==> flow/design.v <==
module ALU(
    clk,
    rst_n,
    valid,
    ready,
    mode,
    in_A,
    in_B,
    out
);
    input         clk, rst_n;
    input         valid;
    input  [1:0]  mode;  
    output        ready;
    input  [31:0] in_A, in_B;
    output [63:0] out;
    parameter IDLE = 3'd0;
    parameter MUL  = 3'd1;
    parameter DIV  = 3'd2;
    parameter AND = 3'd3;
    parameter OR = 3'd4;
    parameter OUT  = 3'd5;
    reg  [ 2:0] state, state_nxt;
    reg  [ 4:0] counter, counter_nxt;
    reg  [63:0] shreg, shreg_nxt;
    reg  [31:0] alu_in, alu_in_nxt;
    reg  [32:0] alu_out;
    reg         ready;
    assign out = shreg;
    always @(*) begin
        if(state==OUT) ready = 1;
        else ready = 0;
    end
    always @(*) begin
        case(state)
            IDLE: begin
                if(!valid)                state_nxt = IDLE;
                else if(valid && mode==0) state_nxt = MUL;
                else if(valid && mode==1) state_nxt = DIV;
                else if(valid && mode==2) state_nxt = AND;
                else                      state_nxt = OR;
            end
            MUL : state_nxt = (counter==31) ? OUT : MUL;
            DIV : state_nxt = (counter==31) ? OUT : DIV;
            AND : state_nxt = OUT;
            OR  : state_nxt = OUT;
            OUT : state_nxt = IDLE;
            default : state_nxt = IDLE;
        endcase
    end
    always @(*) begin
        if(state==MUL && counter<31) begin
            counter_nxt = counter + 1;
        end
        else if(state==DIV && counter<31) begin
            counter_nxt = counter + 1;
        end
        else begin
            counter_nxt = 0;
        end
    end
    always @(*) begin
        case(state)
            IDLE: begin
                if (valid) begin
                    alu_in_nxt = in_B;
                end
                else begin
                    alu_in_nxt = 0;
                end
            end
            OUT : begin
                alu_in_nxt = 0;
            end
            default: begin
                alu_in_nxt = alu_in;
            end
        endcase
    end
    always @(*) begin
        case(state)
            IDLE: alu_out = 0;
            MUL : begin
                if(shreg[0]==1)
                    alu_out = alu_in + shreg[63:32];
                else
                    alu_out = shreg[63:32];
            end
            DIV : begin
                if(shreg[62:31]>=alu_in) begin
                    alu_out = shreg[62:31] - alu_in;
                end
                else begin 
                    alu_out = shreg[62:31];
                end
            end
            AND : alu_out = shreg[31:0] & alu_in;
            OR  : alu_out = shreg[31:0] | alu_in;
            OUT : alu_out = 0;
            default : alu_out = 0;
        endcase
    end
    always @(*) begin
        case(state)
            IDLE: begin
                if (valid) begin
                    shreg_nxt[31:0] = in_A;
                    shreg_nxt[63:32] = 32'b0;
                end
                else begin
                    shreg_nxt[31:0] = 0;
                    shreg_nxt[63:32] = 32'b0;
                end
            end
            MUL : begin
                shreg_nxt = {alu_out, shreg[31:1]};
            end
            DIV : begin
                shreg_nxt = {alu_out[31:0], shreg[30:0], (shreg[62:31]>=alu_in)};
            end
            AND : shreg_nxt = {31'b0, alu_out};
            OR  : shreg_nxt = {31'b0, alu_out};
            OUT :  
            shreg_nxt = shreg;
            default :  
            shreg_nxt = shreg;
        endcase
    end
    always @(posedge clk or negedge rst_n) begin
        if (!rst_n) begin
            state <= IDLE;
            counter <= 0;
            shreg <= 0;
            alu_in <= 0;
        end
        else begin
            state <= state_nxt;
            counter <= counter_nxt;
            shreg <= shreg_nxt;
            alu_in <= alu_in_nxt;
        end
    end
endmodule
Reports on ALU. Tool output for the design above before and after an edit, in the order of the flow. "original" refers to lines of the RTL above, "edited" to lines of the edited file. "change": "edited" minus "original" as printed here. Operators: Yosys type, input widths -> output width; for muxes data width and select width s. Cell names lack the library's common part. Not given: -

Top module: ALU. Clock port: clk. Standard-cell library: sky130hd. Timing corner: tt_025C_1v80.

The edit. The edit as a unified diff against the file above. A script made this edit. It changes what the design does and was not meant as an optimisation.

```diff
@@ -117,5 +117,5 @@
             end
             DIV : begin
-                shreg_nxt = {alu_out[31:0], shreg[30:0], (shreg[62:31]>=alu_in)};
+                shreg_nxt = {alu_out[31:0], shreg[30:0], (shreg[62:31]<alu_in)};
             end
             AND : shreg_nxt = {31'b0, alu_out};
```

After elaboration. Source: Yosys, flattened and elaborated, memories not mapped. Widths are those after wreduce. Registers that Yosys merges into a memory's read port (data or address) are not register bits. Print and check cells do not count. Equal cells are merged and count once.

Storage and ports: register bits (original 104, edited 104, change 0); output and inout port bits (original 65, edited 65, change 0); memories (original 0, edited 0, change 0); ROM bits (original 0, edited 0, change 0); word width x clocked read ports (original 0, edited 0, change 0); RAM bits (original 0, edited 0, change 0); input port bits (original 69, edited 69, change 0); cells after elaboration (original 46, edited 47, change +1); latch bits (original 0, edited 0, change 0).

Cells by class: divide/modulo/power cells (original 0, edited 0, change 0); mux-type cells (original 17, edited 17, change 0); bitwise operators (original 2, edited 2, change 0); add/subtract/negate cells (original 3, edited 3, change 0); shift-type cells (original 0, edited 0, change 0); order comparisons (original 2, edited 3, change +1); equal/unequal tests (original 8, edited 8, change 0); multiply operators (original 0, edited 0, change 0); reductions and logical operators (original 10, edited 10, change 0).

Operator list: $lt 32x32->1 (original 0, edited 1, change +1); $mux 3 (original 6, edited 6, change 0); $logic_and 1x1->1 (original 5, edited 5, change 0); $eq 3x2->1 const B (original 2, edited 2, change 0); $eq 3x3->1 const B (original 2, edited 2, change 0); $mux 32 (original 2, edited 2, change 0); $mux 33 (original 2, edited 2, change 0); $mux 5 (original 2, edited 2, change 0); $add 32x32->33 (original 1, edited 1, change 0); $add 5x1->5 const B (original 1, edited 1, change 0); $and 32x32->32 (original 1, edited 1, change 0); $eq 2x1->1 const B (original 1, edited 1, change 0); $eq 2x2->1 const B (original 1, edited 1, change 0); $eq 3x1->1 const B (original 1, edited 1, change 0); $eq 5x5->1 const B (original 1, edited 1, change 0); $ge 32x32->1 (original 1, edited 1, change 0); $logic_not 2->1 (original 1, edited 1, change 0); $logic_not 3->1 (original 1, edited 1, change 0); $lt 5x5->1 const B (original 1, edited 1, change 0); $mux 1 (original 1, edited 1, change 0); $or 32x32->32 (original 1, edited 1, change 0); $pmux 3 s4 (original 1, edited 1, change 0); $pmux 32 s2 (original 1, edited 1, change 0); $pmux 33 s3 (original 1, edited 1, change 0); $pmux 64 s4 (original 1, edited 1, change 0); $reduce_bool 2->1 (original 1, edited 1, change 0); $reduce_bool 4->1 (original 1, edited 1, change 0); $reduce_or 2->1 (original 1, edited 1, change 0); $sub 32x32->33 (original 1, edited 1, change 0).

Depth. Depth = most cells in a row (Yosys ltp): at word level without a register or memory, in the mapped netlist without a sequential cell, where the memories' decode and read muxes count.

Logic depth: depth in word-level cells (original 7, edited 7, change 0); ABC_AREA (original 0, edited 0); mapped depth (original 15, edited 15, change 0); gate-level depth less buffers (original 13, edited 12, change -1).

Synthesis result. Source: synth_stat.txt of the flow (Yosys; design flattened, memories mapped). It holds for the ABC_AREA given above (unset counts as 0); a run with the other value may have another netlist.

Mapped netlist: cell count (original 1267, edited 1291, change +24); sequential area (sq um) (original 2678.8, edited 2678.8, change 0.0); buffer cells (original 75, edited 82, change +7); cell area after synthesis (sq um) (original 9950.8, edited 10308.6, change +357.8); mapped flip-flops (original 107, edited 107, change 0).

Cell types: nand2_1 (original 122, edited 91, change -31); o21ai_0 (original 124, edited 101, change -23); a221o_1 (original 18, edited 35, change +17); nand3_1 (original 73, edited 58, change -15); a21oi_1 (original 105, edited 119, change +14); o21a_1 (original 10, edited 24, change +14); nor2_1 (original 95, edited 108, change +13); nor3_1 (original 17, edited 28, change +11); xnor2_1 (original 30, edited 22, change -8); mux2_2 (original 1, edited 9, change +8); and3_1 (original 6, edited 13, change +7); buf_2 (original 4, edited 10, change +6); nand4_1 (original 12, edited 17, change +5); nor2b_1 (original 8, edited 3, change -5); a222oi_1 (original 25, edited 29, change +4); a221oi_1 (original 9, edited 5, change -4); o221ai_1 (original 12, edited 15, change +3); o31ai_1 (original 6, edited 9, change +3).

Not every row of either side is listed.

Path before layout. Path of least setup slack by OpenSTA after synthesis, without wires, with an ideal clock, recovery checks aside; 20% of the period is set as input and as output delay. Where synthesis merged equal registers, the netlist keeps one of their names.

Timing after synthesis: path type (original register to register, edited register to register); start point (original register shreg[50], edited register shreg[32]); end point (original register shreg[42], edited register shreg[61]); data arrival time (ns) (original 3.015, edited 2.964, change -0.051); delay of the path (ns) (original 3.139, edited 3.090, change -0.049); period (ns) (original 8.0, edited 8.0, change 0.0); path buffers (original 2, edited 0, change -2); slack (ns) (original 4.861, edited 4.910, change +0.049); required time (ns) (original 7.876, edited 7.874, change -0.002); time at the first pin (ns) (original 0.000, edited 0.000, change 0.000); stages on the path (original 14, edited 13, change -1); setup time (ns) (original 0.124, edited 0.126, change +0.002); synthesis period reached (ns) (original 3.139, edited 3.09, change -0.049).

"delay of the path" is the arrival time less input delay plus setup time. "stages on the path": output pins that drive a net of the path, with the launching flip-flop's if there is one; two outputs of one cell count as two. "synthesis period reached" is the clock period less the worst setup slack; recovery checks do not enter. This is arithmetic on one report: input and output delays are still those of the set period (20% each). Between the ends stands the longest chain of elaborated cells between them, by number of cells; it is not shown to be the way that was timed. Of several equally long chains one is given. Each line given opens the expression or statement behind the cell; cells for indexed reads and writes are added by Yosys, which also makes memories of some case tables.

Between the ends, after synthesis, original:
Cells stage by stage: dfrtp_1 -> ha_1 -> buf_2 -> and3_2 -> nand2_2 -> or4_4 -> o21ai_4 -> a31o_2 -> o21a_4 -> buf_6 -> mux2_1 -> a211o_1 -> o211ai_1 -> nand2_1. The entry for length of the longest elaborated chain reads 4. Elaborated cells between the ends (all ways): 4. Those cells by class: compare: 1; mux: 3.

Ends and longest elaborated chain, after synthesis, original: start: declaration (RTL line 25) `reg  [63:0] shreg, shreg_nxt;`; start: assignment (RTL line 133) `shreg <= 0;`; start: assignment (RTL line 139) `shreg <= shreg_nxt;`; $ge 32x32->1 (RTL line 90) `if(shreg[62:31]>=alu_in) begin`; $mux 33 (RTL line 90); $pmux 33 s3 (RTL line 81) `case(state)`; $pmux 64 s4 (RTL line 104) `case(state)`; end: assignment (RTL line 133); end: assignment (RTL line 139); end: declaration (RTL line 25).

Between the ends, after synthesis, edited:
Cells stage by stage: dfrtp_1 -> ha_1 -> inv_1 -> fa_1 -> nand2b_1 -> a21oi_1 -> o311a_1 -> a21oi_2 -> o2111a_1 -> o41a_1 -> mux2i_1 -> nor3_1 -> a221o_1. The entry for length of the longest elaborated chain reads 4. Elaborated cells between the ends (all ways): 7. Under source lines of those cells stands 6. Those cells by class: add/sub: 2; compare: 1; mux: 4.

Ends and longest elaborated chain, after synthesis, edited: start: declaration (RTL line 25) `reg  [63:0] shreg, shreg_nxt;`; start: assignment (RTL line 133) `shreg <= 0;`; start: assignment (RTL line 139) `shreg <= shreg_nxt;`; $add 32x32->33 (RTL line 85) `alu_out = alu_in + shreg[63:32];`; $mux 33 (RTL line 84) `if(shreg[0]==1)`; $pmux 33 s3 (RTL line 81) `case(state)`; $pmux 64 s4 (RTL line 104) `case(state)`; end: assignment (RTL line 133); end: assignment (RTL line 139); end: declaration (RTL line 25).

Path in the finished layout. From the final timing report of the runs of pair 1: the path of least setup slack in the routed layout; clock arrival at registers is part of the times.

Timing post-layout: path type (original register to register, edited register to register); start point (original register alu_in[1], edited register alu_in[0]); end point (original register shreg[54], edited register shreg[63]); period (ns) (original 8.0, edited 8.0, change 0.0); stages on the path (original 13, edited 13, change 0); required time (ns) (original 8.22, edited 8.26, change +0.04); path buffers (original 1, edited 0, change -1); time at the first pin (ns) (original 0.37, edited 0.36, change -0.01); data arrival time (ns) (original 4.17, edited 4.07, change -0.10); slack (ns) (original 4.05, edited 4.19, change +0.14); setup time (ns) (original 0.15, edited 0.10, change -0.05).

Between the ends stands the longest chain of elaborated cells between them, by number of cells; it is not shown to be the way that was timed. Of several equally long chains one is given.

Between the ends, post-layout, original:
Cells stage by stage: dfrtp_1 -> inv_1 -> ha_1 -> nor2b_1 -> o21bai_1 -> a31oi_2 -> o211ai_1 -> a21oi_2 -> o21ai_2 -> buf_4 -> o21ai_0 -> a211oi_1 -> o311ai_1. The entry for length of the longest elaborated chain reads 4. Elaborated cells between the ends (all ways): 7. Those cells by class: add/sub: 2; compare: 1; mux: 4.

Ends and longest elaborated chain, post-layout, original: start: declaration (RTL line 26) `reg  [31:0] alu_in, alu_in_nxt;`; start: assignment (RTL line 134) `alu_in <= 0;`; start: assignment (RTL line 140) `alu_in <= alu_in_nxt;`; $add 32x32->33 (RTL line 85) `alu_out = alu_in + shreg[63:32];`; $mux 33 (RTL line 84) `if(shreg[0]==1)`; $pmux 33 s3 (RTL line 81) `case(state)`; $pmux 64 s4 (RTL line 104) `case(state)`; end: assignment (RTL line 133) `shreg <= 0;`; end: assignment (RTL line 139) `shreg <= shreg_nxt;`; end: declaration (RTL line 25) `reg  [63:0] shreg, shreg_nxt;`.

Between the ends, post-layout, edited:
Cells stage by stage: dfrtp_1 -> ha_1 -> inv_1 -> fa_1 -> nand2b_1 -> a21oi_1 -> o311a_1 -> a21oi_2 -> o2111a_1 -> o41a_1 -> a211oi_1 -> nor3_1 -> o221ai_1. The entry for length of the longest elaborated chain reads 4. Elaborated cells between the ends (all ways): 7. Under source lines of those cells stands 6. Those cells by class: add/sub: 2; compare: 1; mux: 4.

Ends and longest elaborated chain, post-layout, edited: start: declaration (RTL line 26) `reg  [31:0] alu_in, alu_in_nxt;`; start: assignment (RTL line 134) `alu_in <= 0;`; start: assignment (RTL line 140) `alu_in <= alu_in_nxt;`; $add 32x32->33 (RTL line 85) `alu_out = alu_in + shreg[63:32];`; $mux 33 (RTL line 84) `if(shreg[0]==1)`; $pmux 33 s3 (RTL line 81) `case(state)`; $pmux 64 s4 (RTL line 104) `case(state)`; end: assignment (RTL line 133) `shreg <= 0;`; end: assignment (RTL line 139) `shreg <= shreg_nxt;`; end: declaration (RTL line 25) `reg  [63:0] shreg, shreg_nxt;`.

Layout results. Runs of the flow (Yosys, OpenROAD) on both versions; the two runs of a pair have the same settings. The constraints put input and output delay at 20% of the set period each and load the outputs with 0.01 pF.

Flow settings, pair 1:
Under CORE_UTILIZATION stands 40. The entry for period_ns reads 8.0. Under CAP_MARGIN stands 20. Under CORE_MARGIN stands 2. SLEW_MARGIN: 20.

Final reports, pair 1: power (uW) (original 5473, edited 5623, change +150); synthesized cell area (sq um) (original 9950.8, edited 10308.6, change +357.8); total die area (sq um) (original 26155.0, edited 27071.8, change +916.8); clock period reached (ns) (original 3.945, edited 3.807, change -0.138); final setup TNS (ns) (original 0.000, edited 0.000, change 0.000); utilization (%) (original 48.3, edited 48.0, change -0.3); worst hold slack in the final report (ns) (original 0.460, edited 0.462, change +0.002); area of the standard cells in the finished layout (sq um) (original 11778.8, edited 12121.6, change +342.8); worst setup slack after layout (ns) (original 4.055, edited 4.193, change +0.138).

Flow settings, pair 2:
Under CORE_MARGIN stands 4. Under CORE_UTILIZATION stands 44. The figure for CTS_CLUSTER_DIAMETER is 153. CTS_CLUSTER_SIZE: 77. Under GPL_ROUTABILITY_DRIVEN stands 0. HOLD_SLACK_MARGIN: 0.3. MAX_ROUTING_LAYER: met5. Under PLACE_DENSITY stands 0.9. The figure for SETUP_SLACK_MARGIN is 0.57. For TNS_END_PERCENT the number is 90. The entry for period_ns reads 4.88. Under CAP_MARGIN stands 20. SLEW_MARGIN: 20.

Final reports, pair 2: power (uW) (original 9041, edited 9290, change +249); synthesized cell area (sq um) (original 9950.8, edited 10308.6, change +357.8); total die area (sq um) (original 25085.8, edited 25941.9, change +856.1); clock period reached (ns) (original 3.951, edited 3.751, change -0.200); final setup TNS (ns) (original 0.000, edited 0.000, change 0.000); utilization (%) (original 53.4, edited 53.1, change -0.3); worst hold slack in the final report (ns) (original 0.462, edited 0.467, change +0.005); area of the standard cells in the finished layout (sq um) (original 11772.5, edited 12132.9, change +360.4); worst setup slack after layout (ns) (original 0.929, edited 1.129, change +0.200).

"clock period reached" is the run's clock period less its worst setup slack. It is reckoned from that one timing run; input and output delays stay at 20% of the period that was set. "power" is the tool's figure for a default switching activity; nothing was simulated.
